==> flow/design.v <==
module mult16_top (
  input         clk,
  input  [15:0] a,
  input  [15:0] b,
  output [31:0] p
);
  reg  [15:0] a_r, b_r;
  reg  [31:0] p_r;
  wire [31:0] o;
  multiplier_16bit u_mul (.a(a_r), .b(b_r), .o(o));
  always @(posedge clk) begin
    a_r <= a;
    b_r <= b;
    p_r <= o;
  end
  assign p = p_r;
endmodule

module ha(input a, b, output sum, cout);
  assign {cout, sum} = a + b;
endmodule
module fa(input a, b, cin, output sum, cout);
  assign {cout, sum} = a + b + cin;
endmodule
module multiplier_16bit(input [15:0] a, b, output [31:0] o);
  wire [254:0] c;
  wire [209:0] s;
  assign o[0] = a[0] & b[0];
  ha ha1(.a(a[1]&b[0]), .b(a[0]&b[1]), .sum(o[1]), .cout(c[0]));
  ha ha2(.a(a[2]&b[0]), .b(a[1]&b[1]), .sum(s[0]), .cout(c[1]));
  ha ha3(.a(a[3]&b[0]), .b(a[2]&b[1]), .sum(s[1]), .cout(c[2]));
  ha ha4(.a(a[4]&b[0]), .b(a[3]&b[1]), .sum(s[2]), .cout(c[3]));
  ha ha5(.a(a[5]&b[0]), .b(a[4]&b[1]), .sum(s[3]), .cout(c[4]));
  ha ha6(.a(a[6]&b[0]), .b(a[5]&b[1]), .sum(s[4]), .cout(c[5]));
  ha ha7(.a(a[7]&b[0]), .b(a[6]&b[1]), .sum(s[5]), .cout(c[6]));
  ha ha8(.a(a[8]&b[0]), .b(a[7]&b[1]), .sum(s[6]), .cout(c[7]));
  ha ha9(.a(a[9]&b[0]), .b(a[8]&b[1]), .sum(s[7]), .cout(c[8]));
  ha ha10(.a(a[10]&b[0]), .b(a[9]&b[1]), .sum(s[8]), .cout(c[9]));
  ha ha11(.a(a[11]&b[0]), .b(a[10]&b[1]), .sum(s[9]), .cout(c[10]));
  ha ha12(.a(a[12]&b[0]), .b(a[11]&b[1]), .sum(s[10]), .cout(c[11]));
  ha ha13(.a(a[13]&b[0]), .b(a[12]&b[1]), .sum(s[11]), .cout(c[12]));
  ha ha14(.a(a[14]&b[0]), .b(a[13]&b[1]), .sum(s[12]), .cout(c[13]));
  ha ha15(.a(a[15]&b[0]), .b(a[14]&b[1]), .sum(s[13]), .cout(c[14]));
  fa fa1(.a(a[0]&b[2]), .b(s[0]), .cin(c[0]), .sum(o[2]), .cout(c[15]));
  fa fa2(.a(a[1]&b[2]), .b(s[1]), .cin(c[1]), .sum(s[14]), .cout(c[16]));
  fa fa3(.a(a[2]&b[2]), .b(s[2]), .cin(c[2]), .sum(s[15]), .cout(c[17]));
  fa fa4(.a(a[3]&b[2]), .b(s[3]), .cin(c[3]), .sum(s[16]), .cout(c[18]));
  fa fa5(.a(a[4]&b[2]), .b(s[4]), .cin(c[4]), .sum(s[17]), .cout(c[19]));
  fa fa6(.a(a[5]&b[2]), .b(s[5]), .cin(c[5]), .sum(s[18]), .cout(c[20]));
  fa fa7(.a(a[6]&b[2]), .b(s[6]), .cin(c[6]), .sum(s[19]), .cout(c[21]));
  fa fa8(.a(a[7]&b[2]), .b(s[7]), .cin(c[7]), .sum(s[20]), .cout(c[22]));
  fa fa9(.a(a[8]&b[2]), .b(s[8]), .cin(c[8]), .sum(s[21]), .cout(c[23]));
  fa fa10(.a(a[9]&b[2]), .b(s[9]), .cin(c[9]), .sum(s[22]), .cout(c[24]));
  fa fa11(.a(a[10]&b[2]), .b(s[10]), .cin(c[10]), .sum(s[23]), .cout(c[25]));
  fa fa12(.a(a[11]&b[2]), .b(s[11]), .cin(c[11]), .sum(s[24]), .cout(c[26]));
  fa fa13(.a(a[12]&b[2]), .b(s[12]), .cin(c[12]), .sum(s[25]), .cout(c[27]));
  fa fa14(.a(a[13]&b[2]), .b(s[13]), .cin(c[13]), .sum(s[26]), .cout(c[28]));
  fa fa15(.a(a[14]&b[2]), .b(a[15]&b[1]), .cin(c[14]), .sum(s[27]), .cout(c[29]));
  fa fa16(.a(a[0]&b[3]), .b(s[14]), .cin(c[15]), .sum(o[3]), .cout(c[30]));
  fa fa17(.a(a[1]&b[3]), .b(s[15]), .cin(c[16]), .sum(s[28]), .cout(c[31]));
  fa fa18(.a(a[2]&b[3]), .b(s[16]), .cin(c[17]), .sum(s[29]), .cout(c[32]));
  fa fa19(.a(a[3]&b[3]), .b(s[17]), .cin(c[18]), .sum(s[30]), .cout(c[33]));
  fa fa20(.a(a[4]&b[3]), .b(s[18]), .cin(c[19]), .sum(s[31]), .cout(c[34]));
  fa fa21(.a(a[5]&b[3]), .b(s[19]), .cin(c[20]), .sum(s[32]), .cout(c[35]));
  fa fa22(.a(a[6]&b[3]), .b(s[20]), .cin(c[21]), .sum(s[33]), .cout(c[36]));
  fa fa23(.a(a[7]&b[3]), .b(s[21]), .cin(c[22]), .sum(s[34]), .cout(c[37]));
  fa fa24(.a(a[8]&b[3]), .b(s[22]), .cin(c[23]), .sum(s[35]), .cout(c[38]));
  fa fa25(.a(a[9]&b[3]), .b(s[23]), .cin(c[24]), .sum(s[36]), .cout(c[39]));
  fa fa26(.a(a[10]&b[3]), .b(s[24]), .cin(c[25]), .sum(s[37]), .cout(c[40]));
  fa fa27(.a(a[11]&b[3]), .b(s[25]), .cin(c[26]), .sum(s[38]), .cout(c[41]));
  fa fa28(.a(a[12]&b[3]), .b(s[26]), .cin(c[27]), .sum(s[39]), .cout(c[42]));
  fa fa29(.a(a[13]&b[3]), .b(s[27]), .cin(c[28]), .sum(s[40]), .cout(c[43]));
  fa fa30(.a(a[14]&b[3]), .b(a[15]&b[2]), .cin(c[29]), .sum(s[41]), .cout(c[44]));
  fa fa31(.a(a[0]&b[4]), .b(s[28]), .cin(c[30]), .sum(o[4]), .cout(c[45]));
  fa fa32(.a(a[1]&b[4]), .b(s[29]), .cin(c[31]), .sum(s[42]), .cout(c[46]));
  fa fa33(.a(a[2]&b[4]), .b(s[30]), .cin(c[32]), .sum(s[43]), .cout(c[47]));
  fa fa34(.a(a[3]&b[4]), .b(s[31]), .cin(c[33]), .sum(s[44]), .cout(c[48]));
  fa fa35(.a(a[4]&b[4]), .b(s[32]), .cin(c[34]), .sum(s[45]), .cout(c[49]));
  fa fa36(.a(a[5]&b[4]), .b(s[33]), .cin(c[35]), .sum(s[46]), .cout(c[50]));
  fa fa37(.a(a[6]&b[4]), .b(s[34]), .cin(c[36]), .sum(s[47]), .cout(c[51]));
  fa fa38(.a(a[7]&b[4]), .b(s[35]), .cin(c[37]), .sum(s[48]), .cout(c[52]));
  fa fa39(.a(a[8]&b[4]), .b(s[36]), .cin(c[38]), .sum(s[49]), .cout(c[53]));
  fa fa40(.a(a[9]&b[4]), .b(s[37]), .cin(c[39]), .sum(s[50]), .cout(c[54]));
  fa fa41(.a(a[10]&b[4]), .b(s[38]), .cin(c[40]), .sum(s[51]), .cout(c[55]));
  fa fa42(.a(a[11]&b[4]), .b(s[39]), .cin(c[41]), .sum(s[52]), .cout(c[56]));
  fa fa43(.a(a[12]&b[4]), .b(s[40]), .cin(c[42]), .sum(s[53]), .cout(c[57]));
  fa fa44(.a(a[13]&b[4]), .b(s[41]), .cin(c[43]), .sum(s[54]), .cout(c[58]));
  fa fa45(.a(a[14]&b[4]), .b(a[15]&b[3]), .cin(c[44]), .sum(s[55]), .cout(c[59]));
  fa fa46(.a(a[0]&b[5]), .b(s[42]), .cin(c[45]), .sum(o[5]), .cout(c[60]));
  fa fa47(.a(a[1]&b[5]), .b(s[43]), .cin(c[46]), .sum(s[56]), .cout(c[61]));
  fa fa48(.a(a[2]&b[5]), .b(s[44]), .cin(c[47]), .sum(s[57]), .cout(c[62]));
  fa fa49(.a(a[3]&b[5]), .b(s[45]), .cin(c[48]), .sum(s[58]), .cout(c[63]));
  fa fa50(.a(a[4]&b[5]), .b(s[46]), .cin(c[49]), .sum(s[59]), .cout(c[64]));
  fa fa51(.a(a[5]&b[5]), .b(s[47]), .cin(c[50]), .sum(s[60]), .cout(c[65]));
  fa fa52(.a(a[6]&b[5]), .b(s[48]), .cin(c[51]), .sum(s[61]), .cout(c[66]));
  fa fa53(.a(a[7]&b[5]), .b(s[49]), .cin(c[52]), .sum(s[62]), .cout(c[67]));
  fa fa54(.a(a[8]&b[5]), .b(s[50]), .cin(c[53]), .sum(s[63]), .cout(c[68]));
  fa fa55(.a(a[9]&b[5]), .b(s[51]), .cin(c[54]), .sum(s[64]), .cout(c[69]));
  fa fa56(.a(a[10]&b[5]), .b(s[52]), .cin(c[55]), .sum(s[65]), .cout(c[70]));
  fa fa57(.a(a[11]&b[5]), .b(s[53]), .cin(c[56]), .sum(s[66]), .cout(c[71]));
  fa fa58(.a(a[12]&b[5]), .b(s[54]), .cin(c[57]), .sum(s[67]), .cout(c[72]));
  fa fa59(.a(a[13]&b[5]), .b(s[55]), .cin(c[58]), .sum(s[68]), .cout(c[73]));
  fa fa60(.a(a[14]&b[5]), .b(a[15]&b[4]), .cin(c[59]), .sum(s[69]), .cout(c[74]));
  fa fa61(.a(a[0]&b[6]), .b(s[56]), .cin(c[60]), .sum(o[6]), .cout(c[75]));
  fa fa62(.a(a[1]&b[6]), .b(s[57]), .cin(c[61]), .sum(s[70]), .cout(c[76]));
  fa fa63(.a(a[2]&b[6]), .b(s[58]), .cin(c[62]), .sum(s[71]), .cout(c[77]));
  fa fa64(.a(a[3]&b[6]), .b(s[59]), .cin(c[63]), .sum(s[72]), .cout(c[78]));
  fa fa65(.a(a[4]&b[6]), .b(s[60]), .cin(c[64]), .sum(s[73]), .cout(c[79]));
  fa fa66(.a(a[5]&b[6]), .b(s[61]), .cin(c[65]), .sum(s[74]), .cout(c[80]));
  fa fa67(.a(a[6]&b[6]), .b(s[62]), .cin(c[66]), .sum(s[75]), .cout(c[81]));
  fa fa68(.a(a[7]&b[6]), .b(s[63]), .cin(c[67]), .sum(s[76]), .cout(c[82]));
  fa fa69(.a(a[8]&b[6]), .b(s[64]), .cin(c[68]), .sum(s[77]), .cout(c[83]));
  fa fa70(.a(a[9]&b[6]), .b(s[65]), .cin(c[69]), .sum(s[78]), .cout(c[84]));
  fa fa71(.a(a[10]&b[6]), .b(s[66]), .cin(c[70]), .sum(s[79]), .cout(c[85]));
  fa fa72(.a(a[11]&b[6]), .b(s[67]), .cin(c[71]), .sum(s[80]), .cout(c[86]));
  fa fa73(.a(a[12]&b[6]), .b(s[68]), .cin(c[72]), .sum(s[81]), .cout(c[87]));
  fa fa74(.a(a[13]&b[6]), .b(s[69]), .cin(c[73]), .sum(s[82]), .cout(c[88]));
  fa fa75(.a(a[14]&b[6]), .b(a[15]&b[5]), .cin(c[74]), .sum(s[83]), .cout(c[89]));
  fa fa76(.a(a[0]&b[7]), .b(s[70]), .cin(c[75]), .sum(o[7]), .cout(c[90]));
  fa fa77(.a(a[1]&b[7]), .b(s[71]), .cin(c[76]), .sum(s[84]), .cout(c[91]));
  fa fa78(.a(a[2]&b[7]), .b(s[72]), .cin(c[77]), .sum(s[85]), .cout(c[92]));
  fa fa79(.a(a[3]&b[7]), .b(s[73]), .cin(c[78]), .sum(s[86]), .cout(c[93]));
  fa fa80(.a(a[4]&b[7]), .b(s[74]), .cin(c[79]), .sum(s[87]), .cout(c[94]));
  fa fa81(.a(a[5]&b[7]), .b(s[75]), .cin(c[80]), .sum(s[88]), .cout(c[95]));
  fa fa82(.a(a[6]&b[7]), .b(s[76]), .cin(c[81]), .sum(s[89]), .cout(c[96]));
  fa fa83(.a(a[7]&b[7]), .b(s[77]), .cin(c[82]), .sum(s[90]), .cout(c[97]));
  fa fa84(.a(a[8]&b[7]), .b(s[78]), .cin(c[83]), .sum(s[91]), .cout(c[98]));
  fa fa85(.a(a[9]&b[7]), .b(s[79]), .cin(c[84]), .sum(s[92]), .cout(c[99]));
  fa fa86(.a(a[10]&b[7]), .b(s[80]), .cin(c[85]), .sum(s[93]), .cout(c[100]));
  fa fa87(.a(a[11]&b[7]), .b(s[81]), .cin(c[86]), .sum(s[94]), .cout(c[101]));
  fa fa88(.a(a[12]&b[7]), .b(s[82]), .cin(c[87]), .sum(s[95]), .cout(c[102]));
  fa fa89(.a(a[13]&b[7]), .b(s[83]), .cin(c[88]), .sum(s[96]), .cout(c[103]));
  fa fa90(.a(a[14]&b[7]), .b(a[15]&b[6]), .cin(c[89]), .sum(s[97]), .cout(c[104]));
  fa fa91(.a(a[0]&b[8]), .b(s[84]), .cin(c[90]), .sum(o[8]), .cout(c[105]));
  fa fa92(.a(a[1]&b[8]), .b(s[85]), .cin(c[91]), .sum(s[98]), .cout(c[106]));
  fa fa93(.a(a[2]&b[8]), .b(s[86]), .cin(c[92]), .sum(s[99]), .cout(c[107]));
  fa fa94(.a(a[3]&b[8]), .b(s[87]), .cin(c[93]), .sum(s[100]), .cout(c[108]));
  fa fa95(.a(a[4]&b[8]), .b(s[88]), .cin(c[94]), .sum(s[101]), .cout(c[109]));
  fa fa96(.a(a[5]&b[8]), .b(s[89]), .cin(c[95]), .sum(s[102]), .cout(c[110]));
  fa fa97(.a(a[6]&b[8]), .b(s[90]), .cin(c[96]), .sum(s[103]), .cout(c[111]));
  fa fa98(.a(a[7]&b[8]), .b(s[91]), .cin(c[97]), .sum(s[104]), .cout(c[112]));
  fa fa99(.a(a[8]&b[8]), .b(s[92]), .cin(c[98]), .sum(s[105]), .cout(c[113]));
  fa fa100(.a(a[9]&b[8]), .b(s[93]), .cin(c[99]), .sum(s[106]), .cout(c[114]));
  fa fa101(.a(a[10]&b[8]), .b(s[94]), .cin(c[100]), .sum(s[107]), .cout(c[115]));
  fa fa102(.a(a[11]&b[8]), .b(s[95]), .cin(c[101]), .sum(s[108]), .cout(c[116]));
  fa fa103(.a(a[12]&b[8]), .b(s[96]), .cin(c[102]), .sum(s[109]), .cout(c[117]));
  fa fa104(.a(a[13]&b[8]), .b(s[97]), .cin(c[103]), .sum(s[110]), .cout(c[118]));
  fa fa105(.a(a[14]&b[8]), .b(a[15]&b[7]), .cin(c[104]), .sum(s[111]), .cout(c[119]));
  fa fa106(.a(a[0]&b[9]), .b(s[98]), .cin(c[105]), .sum(o[9]), .cout(c[120]));
  fa fa107(.a(a[1]&b[9]), .b(s[99]), .cin(c[106]), .sum(s[112]), .cout(c[121]));
  fa fa108(.a(a[2]&b[9]), .b(s[100]), .cin(c[107]), .sum(s[113]), .cout(c[122]));
  fa fa109(.a(a[3]&b[9]), .b(s[101]), .cin(c[108]), .sum(s[114]), .cout(c[123]));
  fa fa110(.a(a[4]&b[9]), .b(s[102]), .cin(c[109]), .sum(s[115]), .cout(c[124]));
  fa fa111(.a(a[5]&b[9]), .b(s[103]), .cin(c[110]), .sum(s[116]), .cout(c[125]));
  fa fa112(.a(a[6]&b[9]), .b(s[104]), .cin(c[111]), .sum(s[117]), .cout(c[126]));
  fa fa113(.a(a[7]&b[9]), .b(s[105]), .cin(c[112]), .sum(s[118]), .cout(c[127]));
  fa fa114(.a(a[8]&b[9]), .b(s[106]), .cin(c[113]), .sum(s[119]), .cout(c[128]));
  fa fa115(.a(a[9]&b[9]), .b(s[107]), .cin(c[114]), .sum(s[120]), .cout(c[129]));
  fa fa116(.a(a[10]&b[9]), .b(s[108]), .cin(c[115]), .sum(s[121]), .cout(c[130]));
  fa fa117(.a(a[11]&b[9]), .b(s[109]), .cin(c[116]), .sum(s[122]), .cout(c[131]));
  fa fa118(.a(a[12]&b[9]), .b(s[110]), .cin(c[117]), .sum(s[123]), .cout(c[132]));
  fa fa119(.a(a[13]&b[9]), .b(s[111]), .cin(c[118]), .sum(s[124]), .cout(c[133]));
  fa fa120(.a(a[14]&b[9]), .b(a[15]&b[8]), .cin(c[119]), .sum(s[125]), .cout(c[134]));
  fa fa121(.a(a[0]&b[10]), .b(s[112]), .cin(c[120]), .sum(o[10]), .cout(c[135]));
  fa fa122(.a(a[1]&b[10]), .b(s[113]), .cin(c[121]), .sum(s[126]), .cout(c[136]));
  fa fa123(.a(a[2]&b[10]), .b(s[114]), .cin(c[122]), .sum(s[127]), .cout(c[137]));
  fa fa124(.a(a[3]&b[10]), .b(s[115]), .cin(c[123]), .sum(s[128]), .cout(c[138]));
  fa fa125(.a(a[4]&b[10]), .b(s[116]), .cin(c[124]), .sum(s[129]), .cout(c[139]));
  fa fa126(.a(a[5]&b[10]), .b(s[117]), .cin(c[125]), .sum(s[130]), .cout(c[140]));
  fa fa127(.a(a[6]&b[10]), .b(s[118]), .cin(c[126]), .sum(s[131]), .cout(c[141]));
  fa fa128(.a(a[7]&b[10]), .b(s[119]), .cin(c[127]), .sum(s[132]), .cout(c[142]));
  fa fa129(.a(a[8]&b[10]), .b(s[120]), .cin(c[128]), .sum(s[133]), .cout(c[143]));
  fa fa130(.a(a[9]&b[10]), .b(s[121]), .cin(c[129]), .sum(s[134]), .cout(c[144]));
  fa fa131(.a(a[10]&b[10]), .b(s[122]), .cin(c[130]), .sum(s[135]), .cout(c[145]));
  fa fa132(.a(a[11]&b[10]), .b(s[123]), .cin(c[131]), .sum(s[136]), .cout(c[146]));
  fa fa133(.a(a[12]&b[10]), .b(s[124]), .cin(c[132]), .sum(s[137]), .cout(c[147]));
  fa fa134(.a(a[13]&b[10]), .b(s[125]), .cin(c[133]), .sum(s[138]), .cout(c[148]));
  fa fa135(.a(a[14]&b[10]), .b(a[15]&b[9]), .cin(c[134]), .sum(s[139]), .cout(c[149]));
  fa fa136(.a(a[0]&b[11]), .b(s[126]), .cin(c[135]), .sum(o[11]), .cout(c[150]));
  fa fa137(.a(a[1]&b[11]), .b(s[127]), .cin(c[136]), .sum(s[140]), .cout(c[151]));
  fa fa138(.a(a[2]&b[11]), .b(s[128]), .cin(c[137]), .sum(s[141]), .cout(c[152]));
  fa fa139(.a(a[3]&b[11]), .b(s[129]), .cin(c[138]), .sum(s[142]), .cout(c[153]));
  fa fa140(.a(a[4]&b[11]), .b(s[130]), .cin(c[139]), .sum(s[143]), .cout(c[154]));
  fa fa141(.a(a[5]&b[11]), .b(s[131]), .cin(c[140]), .sum(s[144]), .cout(c[155]));
  fa fa142(.a(a[6]&b[11]), .b(s[132]), .cin(c[141]), .sum(s[145]), .cout(c[156]));
  fa fa143(.a(a[7]&b[11]), .b(s[133]), .cin(c[142]), .sum(s[146]), .cout(c[157]));
  fa fa144(.a(a[8]&b[11]), .b(s[134]), .cin(c[143]), .sum(s[147]), .cout(c[158]));
  fa fa145(.a(a[9]&b[11]), .b(s[135]), .cin(c[144]), .sum(s[148]), .cout(c[159]));
  fa fa146(.a(a[10]&b[11]), .b(s[136]), .cin(c[145]), .sum(s[149]), .cout(c[160]));
  fa fa147(.a(a[11]&b[11]), .b(s[137]), .cin(c[146]), .sum(s[150]), .cout(c[161]));
  fa fa148(.a(a[12]&b[11]), .b(s[138]), .cin(c[147]), .sum(s[151]), .cout(c[162]));
  fa fa149(.a(a[13]&b[11]), .b(s[139]), .cin(c[148]), .sum(s[152]), .cout(c[163]));
  fa fa150(.a(a[14]&b[11]), .b(a[15]&b[10]), .cin(c[149]), .sum(s[153]), .cout(c[164]));
  fa fa151(.a(a[0]&b[12]), .b(s[140]), .cin(c[150]), .sum(o[12]), .cout(c[165]));
  fa fa152(.a(a[1]&b[12]), .b(s[141]), .cin(c[151]), .sum(s[154]), .cout(c[166]));
  fa fa153(.a(a[2]&b[12]), .b(s[142]), .cin(c[152]), .sum(s[155]), .cout(c[167]));
  fa fa154(.a(a[3]&b[12]), .b(s[143]), .cin(c[153]), .sum(s[156]), .cout(c[168]));
  fa fa155(.a(a[4]&b[12]), .b(s[144]), .cin(c[154]), .sum(s[157]), .cout(c[169]));
  fa fa156(.a(a[5]&b[12]), .b(s[145]), .cin(c[155]), .sum(s[158]), .cout(c[170]));
  fa fa157(.a(a[6]&b[12]), .b(s[146]), .cin(c[156]), .sum(s[159]), .cout(c[171]));
  fa fa158(.a(a[7]&b[12]), .b(s[147]), .cin(c[157]), .sum(s[160]), .cout(c[172]));
  fa fa159(.a(a[8]&b[12]), .b(s[148]), .cin(c[158]), .sum(s[161]), .cout(c[173]));
  fa fa160(.a(a[9]&b[12]), .b(s[149]), .cin(c[159]), .sum(s[162]), .cout(c[174]));
  fa fa161(.a(a[10]&b[12]), .b(s[150]), .cin(c[160]), .sum(s[163]), .cout(c[175]));
  fa fa162(.a(a[11]&b[12]), .b(s[151]), .cin(c[161]), .sum(s[164]), .cout(c[176]));
  fa fa163(.a(a[12]&b[12]), .b(s[152]), .cin(c[162]), .sum(s[165]), .cout(c[177]));
  fa fa164(.a(a[13]&b[12]), .b(s[153]), .cin(c[163]), .sum(s[166]), .cout(c[178]));
  fa fa165(.a(a[14]&b[12]), .b(a[15]&b[11]), .cin(c[164]), .sum(s[167]), .cout(c[179]));
  fa fa166(.a(a[0]&b[13]), .b(s[154]), .cin(c[165]), .sum(o[13]), .cout(c[180]));
  fa fa167(.a(a[1]&b[13]), .b(s[155]), .cin(c[166]), .sum(s[168]), .cout(c[181]));
  fa fa168(.a(a[2]&b[13]), .b(s[156]), .cin(c[167]), .sum(s[169]), .cout(c[182]));
  fa fa169(.a(a[3]&b[13]), .b(s[157]), .cin(c[168]), .sum(s[170]), .cout(c[183]));
  fa fa170(.a(a[4]&b[13]), .b(s[158]), .cin(c[169]), .sum(s[171]), .cout(c[184]));
  fa fa171(.a(a[5]&b[13]), .b(s[159]), .cin(c[170]), .sum(s[172]), .cout(c[185]));
  fa fa172(.a(a[6]&b[13]), .b(s[160]), .cin(c[171]), .sum(s[173]), .cout(c[186]));
  fa fa173(.a(a[7]&b[13]), .b(s[161]), .cin(c[172]), .sum(s[174]), .cout(c[187]));
  fa fa174(.a(a[8]&b[13]), .b(s[162]), .cin(c[173]), .sum(s[175]), .cout(c[188]));
  fa fa175(.a(a[9]&b[13]), .b(s[163]), .cin(c[174]), .sum(s[176]), .cout(c[189]));
  fa fa176(.a(a[10]&b[13]), .b(s[164]), .cin(c[175]), .sum(s[177]), .cout(c[190]));
  fa fa177(.a(a[11]&b[13]), .b(s[165]), .cin(c[176]), .sum(s[178]), .cout(c[191]));
  fa fa178(.a(a[12]&b[13]), .b(s[166]), .cin(c[177]), .sum(s[179]), .cout(c[192]));
  fa fa179(.a(a[13]&b[13]), .b(s[167]), .cin(c[178]), .sum(s[180]), .cout(c[193]));
  fa fa180(.a(a[14]&b[13]), .b(a[15]&b[12]), .cin(c[179]), .sum(s[181]), .cout(c[194]));
  fa fa181(.a(a[0]&b[14]), .b(s[168]), .cin(c[180]), .sum(o[14]), .cout(c[195]));
  fa fa182(.a(a[1]&b[14]), .b(s[169]), .cin(c[181]), .sum(s[182]), .cout(c[196]));
  fa fa183(.a(a[2]&b[14]), .b(s[170]), .cin(c[182]), .sum(s[183]), .cout(c[197]));
  fa fa184(.a(a[3]&b[14]), .b(s[171]), .cin(c[183]), .sum(s[184]), .cout(c[198]));
  fa fa185(.a(a[4]&b[14]), .b(s[172]), .cin(c[184]), .sum(s[185]), .cout(c[199]));
  fa fa186(.a(a[5]&b[14]), .b(s[173]), .cin(c[185]), .sum(s[186]), .cout(c[200]));
  fa fa187(.a(a[6]&b[14]), .b(s[174]), .cin(c[186]), .sum(s[187]), .cout(c[201]));
  fa fa188(.a(a[7]&b[14]), .b(s[175]), .cin(c[187]), .sum(s[188]), .cout(c[202]));
  fa fa189(.a(a[8]&b[14]), .b(s[176]), .cin(c[188]), .sum(s[189]), .cout(c[203]));
  fa fa190(.a(a[9]&b[14]), .b(s[177]), .cin(c[189]), .sum(s[190]), .cout(c[204]));
  fa fa191(.a(a[10]&b[14]), .b(s[178]), .cin(c[190]), .sum(s[191]), .cout(c[205]));
  fa fa192(.a(a[11]&b[14]), .b(s[179]), .cin(c[191]), .sum(s[192]), .cout(c[206]));
  fa fa193(.a(a[12]&b[14]), .b(s[180]), .cin(c[192]), .sum(s[193]), .cout(c[207]));
  fa fa194(.a(a[13]&b[14]), .b(s[181]), .cin(c[193]), .sum(s[194]), .cout(c[208]));
  fa fa195(.a(a[14]&b[14]), .b(a[15]&b[13]), .cin(c[194]), .sum(s[195]), .cout(c[209]));
  fa fa196(.a(a[0]&b[15]), .b(s[182]), .cin(c[195]), .sum(o[15]), .cout(c[210]));
  fa fa197(.a(a[1]&b[15]), .b(s[183]), .cin(c[196]), .sum(s[196]), .cout(c[211]));
  fa fa198(.a(a[2]&b[15]), .b(s[184]), .cin(c[197]), .sum(s[197]), .cout(c[212]));
  fa fa199(.a(a[3]&b[15]), .b(s[185]), .cin(c[198]), .sum(s[198]), .cout(c[213]));
  fa fa200(.a(a[4]&b[15]), .b(s[186]), .cin(c[199]), .sum(s[199]), .cout(c[214]));
  fa fa201(.a(a[5]&b[15]), .b(s[187]), .cin(c[200]), .sum(s[200]), .cout(c[215]));
  fa fa202(.a(a[6]&b[15]), .b(s[188]), .cin(c[201]), .sum(s[201]), .cout(c[216]));
  fa fa203(.a(a[7]&b[15]), .b(s[189]), .cin(c[202]), .sum(s[202]), .cout(c[217]));
  fa fa204(.a(a[8]&b[15]), .b(s[190]), .cin(c[203]), .sum(s[203]), .cout(c[218]));
  fa fa205(.a(a[9]&b[15]), .b(s[191]), .cin(c[204]), .sum(s[204]), .cout(c[219]));
  fa fa206(.a(a[10]&b[15]), .b(s[192]), .cin(c[205]), .sum(s[205]), .cout(c[220]));
  fa fa207(.a(a[11]&b[15]), .b(s[193]), .cin(c[206]), .sum(s[206]), .cout(c[221]));
  fa fa208(.a(a[12]&b[15]), .b(s[194]), .cin(c[207]), .sum(s[207]), .cout(c[222]));
  fa fa209(.a(a[13]&b[15]), .b(s[195]), .cin(c[208]), .sum(s[208]), .cout(c[223]));
  fa fa210(.a(a[14]&b[15]), .b(a[15]&b[14]), .cin(c[209]), .sum(s[209]), .cout(c[224]));
  ha ha16(.a(c[210]), .b(s[196]), .sum(o[16]), .cout(c[225]));
  fa fa211(.a(c[211]), .b(s[197]), .cin(c[225]), .sum(o[17]), .cout(c[226]));
  fa fa212(.a(c[212]), .b(s[198]), .cin(c[226]), .sum(o[18]), .cout(c[227]));
  fa fa213(.a(c[213]), .b(s[199]), .cin(c[227]), .sum(o[19]), .cout(c[228]));
  fa fa214(.a(c[214]), .b(s[200]), .cin(c[228]), .sum(o[20]), .cout(c[229]));
  fa fa215(.a(c[215]), .b(s[201]), .cin(c[229]), .sum(o[21]), .cout(c[230]));
  fa fa216(.a(c[216]), .b(s[202]), .cin(c[230]), .sum(o[22]), .cout(c[231]));
  fa fa217(.a(c[217]), .b(s[203]), .cin(c[231]), .sum(o[23]), .cout(c[232]));
  fa fa218(.a(c[218]), .b(s[204]), .cin(c[232]), .sum(o[24]), .cout(c[233]));
  fa fa219(.a(c[219]), .b(s[205]), .cin(c[233]), .sum(o[25]), .cout(c[234]));
  fa fa220(.a(c[220]), .b(s[206]), .cin(c[234]), .sum(o[26]), .cout(c[235]));
  fa fa221(.a(c[221]), .b(s[207]), .cin(c[235]), .sum(o[27]), .cout(c[236]));
  fa fa222(.a(c[222]), .b(s[208]), .cin(c[236]), .sum(o[28]), .cout(c[237]));
  fa fa223(.a(c[223]), .b(s[209]), .cin(c[237]), .sum(o[29]), .cout(c[238]));
  fa fa224(.a(c[224]), .b(a[15]&b[15]), .cin(c[238]), .sum(o[30]), .cout(o[31]));
endmodule
---- From RTL to reports: mult16_top ----
Tool output for the design above, in the order of the flow.
Line numbers count from 1 in the design file above.
Operators carry their Yosys type and port widths (W data, S select, Z words).
Not given: -
set-up
  top ..................................... mult16_top
  clock port .............................. clk
  library ................................. sky130hd
  library corner .......................... tt_025C_1v80

---- After elaboration ----
Yosys after proc, flatten, opt, wreduce and memory -nomap, before mapping. Enables and synchronous resets that opt folds into registers are not counted as muxes. Memory bits, and registers merged into a memory's read port (data or address), are not among the register bits. Print and check cells are not counted. Equal cells are merged and count once.
operators by class
  add/sub/neg operators ................... 464
  $mul .................................... 0
  div/mod/pow operators ................... 0
  $lt $le $gt $ge ......................... 0
  equality and inequality tests ........... 0
  shift-type cells ........................ 0
  mux-type cells .......................... 0
  bitwise gates (word level) .............. 256
  reduce/logical cells .................... 0
operators with widths
  operator       count
  $add A1 B1 Y2  240
  $add A2 B1 Y2  224
  $and A1 B1 Y1  256
word-level totals
  bits in registers ....................... 64
  latch bits .............................. 0
  RAM bits ................................ 0
  ROM bits ................................ 0
  word width x clocked read ports ......... 0
  memories kept ........................... 0
  input bits .............................. 33
  output and inout port bits .............. 32
  word-level cells ........................ 723

---- Logic depth ----
Yosys ltp: most cells in a row. Word level: on the elaborated netlist, between registers, memories and ports. Mapped: between sequential cells and ports; inverters and the memories' decode and read muxes count.
depth
  word-level depth ........................ 45
  ABC_AREA ................................ 0
  gate-level depth with buffers ........... 38
  mapped depth without buffers ............ 37

---- Mapped cells and area ----
Yosys stat after the flow's synthesis: flattened, memories mapped to cells. It holds for the ABC_AREA given above (unset counts as 0); a run with the other value may have another netlist.
mapped netlist
  cell count .............................. 674
  chip area (Yosys) ....................... 7706.1 um^2
  sequential area ......................... 1281.2 um^2
  flip-flops .............................. 64
  buffer cells ............................ 43
cells by type
  cell                      count  total area (um^2)
  sky130_fd_sc_hd__fa_1     224    4.48E+03
  sky130_fd_sc_hd__dfxtp_1  64     1.28E+03
  sky130_fd_sc_hd__nand2_1  218    818.285
  sky130_fd_sc_hd__buf_6    29     326.563
  sky130_fd_sc_hd__inv_1    71     266.506
  sky130_fd_sc_hd__ha_1     16     200.192
  sky130_fd_sc_hd__and2_1   27     168.912
  sky130_fd_sc_hd__and2_2   11     82.579
  sky130_fd_sc_hd__buf_2    11     55.053
  sky130_fd_sc_hd__buf_4    3      22.522
By module: a second synthesis without flattening, with its own total; a netlist apart from the flattened one above.
unflattened totals
  cells (unflattened synthesis) ........... 592
  area (unflattened synthesis) ............ 7856.3 um^2
Rows give one instance, submodules left out.
by module
  module            instances  cells  area (um^2)  sequential area (um^2)
  fa                224        1      20.0         0.0
  multiplier_16bit  1          288    1890.6       0.0
  mult16_top        1          64     1281.2       1281.2
  ha                16         1      12.5         0.0

---- Worst setup path after synthesis ----
Source: OpenSTA report_checks on the synthesized netlist (no wires, ideal clock, input and output delay 20% of the period each), path of least setup slack; recovery checks are left aside. Register names are those of the netlist, which keeps one name where synthesis merged equal registers.
path after synthesis
  path kind ............................... reg-to-reg
  start point ............................. register b_r[0]
  end point ............................... register p_r[30]
  period .................................. 15.0 ns
  library setup time ...................... 0.131 ns
  launch time at the first pin ............ 0.000 ns
  arrival ................................. 13.408 ns
  data required time ...................... 14.869 ns
  slack ................................... 1.461 ns
  delay of the path ....................... 13.539 ns
  driving pins on the path ................ 37
  buffers on the path ..................... 1
  synthesis period reached ................ 13.539 ns
"delay of the path" is the arrival time less input delay plus setup time.
"driving pins on the path" counts driving pins, that of a launching flip-flop among them; a cell with two outputs on the path counts twice.
"synthesis period reached" is the clock period less the worst setup slack; recovery checks do not enter. This is arithmetic on one report: input and output delays are still those of the set period (20% each).
The rows between start and end are the longest chain of elaborated cells between them; the timing report does not say that the signal goes this way. Where chains are equally long, one stands for them.
Each line given opens the expression or statement behind the cell; cells for indexed reads and writes are added by Yosys, which also makes memories of some case tables.
between the ends, after synthesis
  cell sequence ........................... sky130_fd_sc_hd__dfxtp_1 sky130_fd_sc_hd__buf_6 sky130_fd_sc_hd__and2_1 sky130_fd_sc_hd__ha_1 sky130_fd_sc_hd__fa_1 sky130_fd_sc_hd__inv_1 sky130_fd_sc_hd__fa_1 sky130_fd_sc_hd__fa_1 sky130_fd_sc_hd__fa_1 sky130_fd_sc_hd__fa_1 sky130_fd_sc_hd__fa_1 sky130_fd_sc_hd__fa_1 sky130_fd_sc_hd__fa_1 sky130_fd_sc_hd__fa_1 sky130_fd_sc_hd__fa_1 sky130_fd_sc_hd__fa_1 sky130_fd_sc_hd__fa_1 sky130_fd_sc_hd__fa_1 sky130_fd_sc_hd__inv_1 sky130_fd_sc_hd__fa_1 sky130_fd_sc_hd__ha_1 sky130_fd_sc_hd__fa_1 sky130_fd_sc_hd__fa_1 sky130_fd_sc_hd__fa_1 sky130_fd_sc_hd__fa_1 sky130_fd_sc_hd__fa_1 sky130_fd_sc_hd__fa_1 sky130_fd_sc_hd__fa_1 sky130_fd_sc_hd__fa_1 sky130_fd_sc_hd__fa_1 sky130_fd_sc_hd__fa_1 sky130_fd_sc_hd__fa_1 sky130_fd_sc_hd__inv_1 sky130_fd_sc_hd__fa_1 sky130_fd_sc_hd__fa_1 sky130_fd_sc_hd__inv_1 sky130_fd_sc_hd__fa_1
  cells in the longest elaborated chain ... 45
  elaborated cells on any way between the ends .. 465
  source lines of those cells ............. 17
  those cells by class .................... 450 x add/sub; 15 x logic
RTL lines, path after synthesis
  item                         RTL line  RTL
  start: declaration           7         reg  [15:0] a_r, b_r;
  start: assignment            13        b_r <= b;
  $and A1 B1 Y1                43        ha ha15(.a(a[15]&b[0]), .b(a[14]&b[1]), .sum(s[13]), .cout(c[14]));
  $add A1 B1 Y2                20        assign {cout, sum} = a + b;
  $add A1 B1 Y2                23        assign {cout, sum} = a + b + cin;
  $add A2 B1 Y2                23
  $add A1 B1 Y2                23
  $add A2 B1 Y2                23
  $add A1 B1 Y2                23
  (+18 left out)               -
  $add A2 B1 Y2                23
  $add A1 B1 Y2                23
  $add A2 B1 Y2                23
  $add A1 B1 Y2                23
  $add A2 B1 Y2                23
  $add A1 B1 Y2                20
  $add A2 B1 Y2 (14 in a row)  23
  end: assignment              14        p_r <= o;
  end: declaration             8         reg  [31:0] p_r;

---- Path in the finished layout ----
Path of least setup slack in the final report of entry A (OpenROAD, finished layout, wires in). Where an end is a register, its clock arrival counts in the times.
path post-layout
  path kind ............................... reg-to-reg
  start point ............................. register b_r[0]
  end point ............................... register p_r[30]
  period .................................. 14.2 ns
  library setup time ...................... 0.12 ns
  launch time at the first pin ............ 0.34 ns
  arrival ................................. 13.91 ns
  data required time ...................... 14.42 ns
  slack ................................... 0.52 ns
  driving pins on the path ................ 36
  buffers on the path ..................... 0
The rows between start and end are the longest chain of elaborated cells between them; the timing report does not say that the signal goes this way. Where chains are equally long, one stands for them.
between the ends, post-layout
  cell sequence ........................... sky130_fd_sc_hd__dfxtp_4 sky130_fd_sc_hd__and2_1 sky130_fd_sc_hd__ha_1 sky130_fd_sc_hd__inv_1 sky130_fd_sc_hd__fa_1 sky130_fd_sc_hd__fa_1 sky130_fd_sc_hd__fa_1 sky130_fd_sc_hd__fa_1 sky130_fd_sc_hd__fa_1 sky130_fd_sc_hd__fa_1 sky130_fd_sc_hd__fa_1 sky130_fd_sc_hd__fa_1 sky130_fd_sc_hd__fa_1 sky130_fd_sc_hd__fa_1 sky130_fd_sc_hd__fa_1 sky130_fd_sc_hd__fa_1 sky130_fd_sc_hd__fa_1 sky130_fd_sc_hd__inv_1 sky130_fd_sc_hd__fa_1 sky130_fd_sc_hd__ha_1 sky130_fd_sc_hd__fa_1 sky130_fd_sc_hd__fa_1 sky130_fd_sc_hd__fa_1 sky130_fd_sc_hd__fa_2 sky130_fd_sc_hd__fa_1 sky130_fd_sc_hd__fa_1 sky130_fd_sc_hd__fa_2 sky130_fd_sc_hd__fa_1 sky130_fd_sc_hd__fa_1 sky130_fd_sc_hd__fa_1 sky130_fd_sc_hd__fa_1 sky130_fd_sc_hd__inv_1 sky130_fd_sc_hd__fa_1 sky130_fd_sc_hd__fa_1 sky130_fd_sc_hd__inv_1 sky130_fd_sc_hd__fa_1
  cells in the longest elaborated chain ... 45
  elaborated cells on any way between the ends .. 465
  source lines of those cells ............. 17
  those cells by class .................... 450 x add/sub; 15 x logic
RTL lines, path post-layout
  item                         RTL line  RTL
  start: declaration           7         reg  [15:0] a_r, b_r;
  start: assignment            13        b_r <= b;
  $and A1 B1 Y1                43        ha ha15(.a(a[15]&b[0]), .b(a[14]&b[1]), .sum(s[13]), .cout(c[14]));
  $add A1 B1 Y2                20        assign {cout, sum} = a + b;
  $add A1 B1 Y2                23        assign {cout, sum} = a + b + cin;
  $add A2 B1 Y2                23
  $add A1 B1 Y2                23
  $add A2 B1 Y2                23
  $add A1 B1 Y2                23
  (+18 left out)               -
  $add A2 B1 Y2                23
  $add A1 B1 Y2                23
  $add A2 B1 Y2                23
  $add A1 B1 Y2                23
  $add A2 B1 Y2                23
  $add A1 B1 Y2                20
  $add A2 B1 Y2 (14 in a row)  23
  end: assignment              14        p_r <= o;
  end: declaration             8         reg  [31:0] p_r;

Wiki page: mult16_top / flow data

mult16_top through Yosys and OpenROAD on sky130hd: 4 stored runs, unordered, with their settings and measured results. The constraints put input and output delay at 20% of the set period each and load the outputs with 0.01 pF.
"period achieved" is the run's clock period less its worst setup slack. It is reckoned from that one timing run; input and output delays stay at 20% of the period that was set.
"time used up by the worst setup path" is the time allowed to the run's worst setup path (the clock period less input and output delay, where it has them) less its slack. Clock arrival times count: a late capture clock shortens it, a late launch clock lengthens it.

======== entry A ========
==> flow/run.sh <==
#!/bin/bash
# the make line also repeats the synthesis and layout settings of config.mk as NAME=value (left out here)
make -C /OpenROAD-flow-scripts/flow DESIGN_CONFIG=/design/flow/config.mk WORK_HOME=/design/flow/orfs CLKGATE_MAP_FILE= finish
==> flow/config.mk <==
export PLATFORM = sky130hd
export DESIGN_NAME = mult16_top
export DESIGN_NICKNAME = mult16_top
export VERILOG_FILES = /design/flow/design.v
export SDC_FILE = /design/flow/constraint.sdc
export NUM_CORES = 4
export LEC_CHECK = 0
export CAP_MARGIN = 20
export CORE_MARGIN = 2
export CORE_UTILIZATION = 40
export SLEW_MARGIN = 20
==> flow/constraint.sdc <==
create_clock -name core_clock -period 14.2 [get_ports {clk}]
set_input_delay 2.8400 -clock core_clock [delete_from_list [all_inputs] [get_ports {clk}]]
set_output_delay 2.8400 -clock core_clock [all_outputs]
set_load 0.01 [all_outputs]

-------- measured, entry A --------
  setup slack of the critical path ........ 0.517 ns
  time used up by the worst setup path .... 13.68 ns
  worst setup path kind ................... reg-to-reg
  period achieved ......................... 13.683 ns
  area inside the die boundary ............ 20391.8 um^2
  standard-cell area after routing ........ 8682.1 um^2
  worst hold slack in the final report .... 0.575 ns
  mapped cell area after synthesis ........ 7706.1 um^2
  final setup TNS ......................... 0.000 ns

======== entry B ========
==> flow/run.sh <==
#!/bin/bash
# the make line also repeats the synthesis and layout settings of config.mk as NAME=value (left out here)
make -C /OpenROAD-flow-scripts/flow DESIGN_CONFIG=/design/flow/config.mk WORK_HOME=/design/flow/orfs CLKGATE_MAP_FILE= finish
==> flow/config.mk <==
export PLATFORM = sky130hd
export DESIGN_NAME = mult16_top
export DESIGN_NICKNAME = mult16_top
export VERILOG_FILES = /design/flow/design.v
export SDC_FILE = /design/flow/constraint.sdc
export NUM_CORES = 4
export LEC_CHECK = 0
export ABC_AREA = 0
export CAP_MARGIN = 20
export CELL_PAD_IN_SITES_GLOBAL_PLACEMENT = 1
export CORE_ASPECT_RATIO = 0.85
export CORE_MARGIN = 2
export CORE_UTILIZATION = 56
export CTS_CLUSTER_DIAMETER = 103
export CTS_CLUSTER_SIZE = 78
export GPL_ROUTABILITY_DRIVEN = 0
export GPL_TIMING_DRIVEN = 1
export HOLD_SLACK_MARGIN = -0.07
export MAX_ROUTING_LAYER = met4
export MIN_ROUTING_LAYER = met2
export PLACE_DENSITY = 0.54
export SETUP_SLACK_MARGIN = 1.57
export SLEW_MARGIN = 20
export TNS_END_PERCENT = 35
==> flow/constraint.sdc <==
create_clock -name core_clock -period 11.4 [get_ports {clk}]
set_input_delay 2.2800 -clock core_clock [delete_from_list [all_inputs] [get_ports {clk}]]
set_output_delay 2.2800 -clock core_clock [all_outputs]
set_load 0.01 [all_outputs]

-------- measured, entry B --------
  setup slack of the critical path ........ -1.143 ns
  time used up by the worst setup path .... 12.54 ns
  worst setup path kind ................... reg-to-reg
  period achieved ......................... 12.543 ns
  area inside the die boundary ............ 14718.0 um^2
  standard-cell area after routing ........ 8854.7 um^2
  worst hold slack in the final report .... 0.745 ns
  mapped cell area after synthesis ........ 7706.1 um^2
  final setup TNS ......................... -4.125 ns

======== entry C ========
==> flow/run.sh <==
#!/bin/bash
# the make line also repeats the synthesis and layout settings of config.mk as NAME=value (left out here)
make -C /OpenROAD-flow-scripts/flow DESIGN_CONFIG=/design/flow/config.mk WORK_HOME=/design/flow/orfs CLKGATE_MAP_FILE= finish
==> flow/config.mk <==
export PLATFORM = sky130hd
export DESIGN_NAME = mult16_top
export DESIGN_NICKNAME = mult16_top
export VERILOG_FILES = /design/flow/design.v
export SDC_FILE = /design/flow/constraint.sdc
export NUM_CORES = 4
export LEC_CHECK = 0
export ABC_AREA = 1
export CAP_MARGIN = 20
export CELL_PAD_IN_SITES_DETAIL_PLACEMENT = 0
export CELL_PAD_IN_SITES_GLOBAL_PLACEMENT = 1
export CORE_ASPECT_RATIO = 0.99
export CORE_MARGIN = 9
export CORE_UTILIZATION = 64
export CTS_CLUSTER_DIAMETER = 321
export GPL_TIMING_DRIVEN = 1
export PLACE_DENSITY = 0.63
export SETUP_SLACK_MARGIN = -0.8
export SLEW_MARGIN = 20
export TNS_END_PERCENT = 35
==> flow/constraint.sdc <==
create_clock -name core_clock -period 18.2 [get_ports {clk}]
set_input_delay 3.6400 -clock core_clock [delete_from_list [all_inputs] [get_ports {clk}]]
set_output_delay 3.6400 -clock core_clock [all_outputs]
set_load 0.01 [all_outputs]

-------- measured, entry C --------
  setup slack of the critical path ........ 4.167 ns
  time used up by the worst setup path .... 14.03 ns
  worst setup path kind ................... reg-to-reg
  period achieved ......................... 14.033 ns
  area inside the die boundary ............ 16889.9 um^2
  standard-cell area after routing ........ 8538.2 um^2
  worst hold slack in the final report .... 0.698 ns
  mapped cell area after synthesis ........ 8022.7 um^2
  final setup TNS ......................... 0.000 ns

======== entry D ========
==> flow/run.sh <==
#!/bin/bash
# the make line also repeats the synthesis and layout settings of config.mk as NAME=value (left out here)
make -C /OpenROAD-flow-scripts/flow DESIGN_CONFIG=/design/flow/config.mk WORK_HOME=/design/flow/orfs CLKGATE_MAP_FILE= finish
==> flow/config.mk <==
export PLATFORM = sky130hd
export DESIGN_NAME = mult16_top
export DESIGN_NICKNAME = mult16_top
export VERILOG_FILES = /design/flow/design.v
export SDC_FILE = /design/flow/constraint.sdc
export NUM_CORES = 4
export LEC_CHECK = 0
export CAP_MARGIN = 20
export CORE_MARGIN = 2
export CORE_UTILIZATION = 50
export MAX_ROUTING_LAYER = met4
export PLACE_DENSITY_LB_ADDON = 0.26
export SLEW_MARGIN = 20
==> flow/constraint.sdc <==
create_clock -name core_clock -period 15.0 [get_ports {clk}]
set_input_delay 3.0000 -clock core_clock [delete_from_list [all_inputs] [get_ports {clk}]]
set_output_delay 3.0000 -clock core_clock [all_outputs]
set_load 0.01 [all_outputs]

-------- measured, entry D --------
  setup slack of the critical path ........ 0.949 ns
  time used up by the worst setup path .... 14.05 ns
  worst setup path kind ................... reg-to-reg
  period achieved ......................... 14.051 ns
  area inside the die boundary ............ 16421.1 um^2
  standard-cell area after routing ........ 8496.9 um^2
  worst hold slack in the final report .... 0.694 ns
  mapped cell area after synthesis ........ 7706.1 um^2
  final setup TNS ......................... 0.000 ns
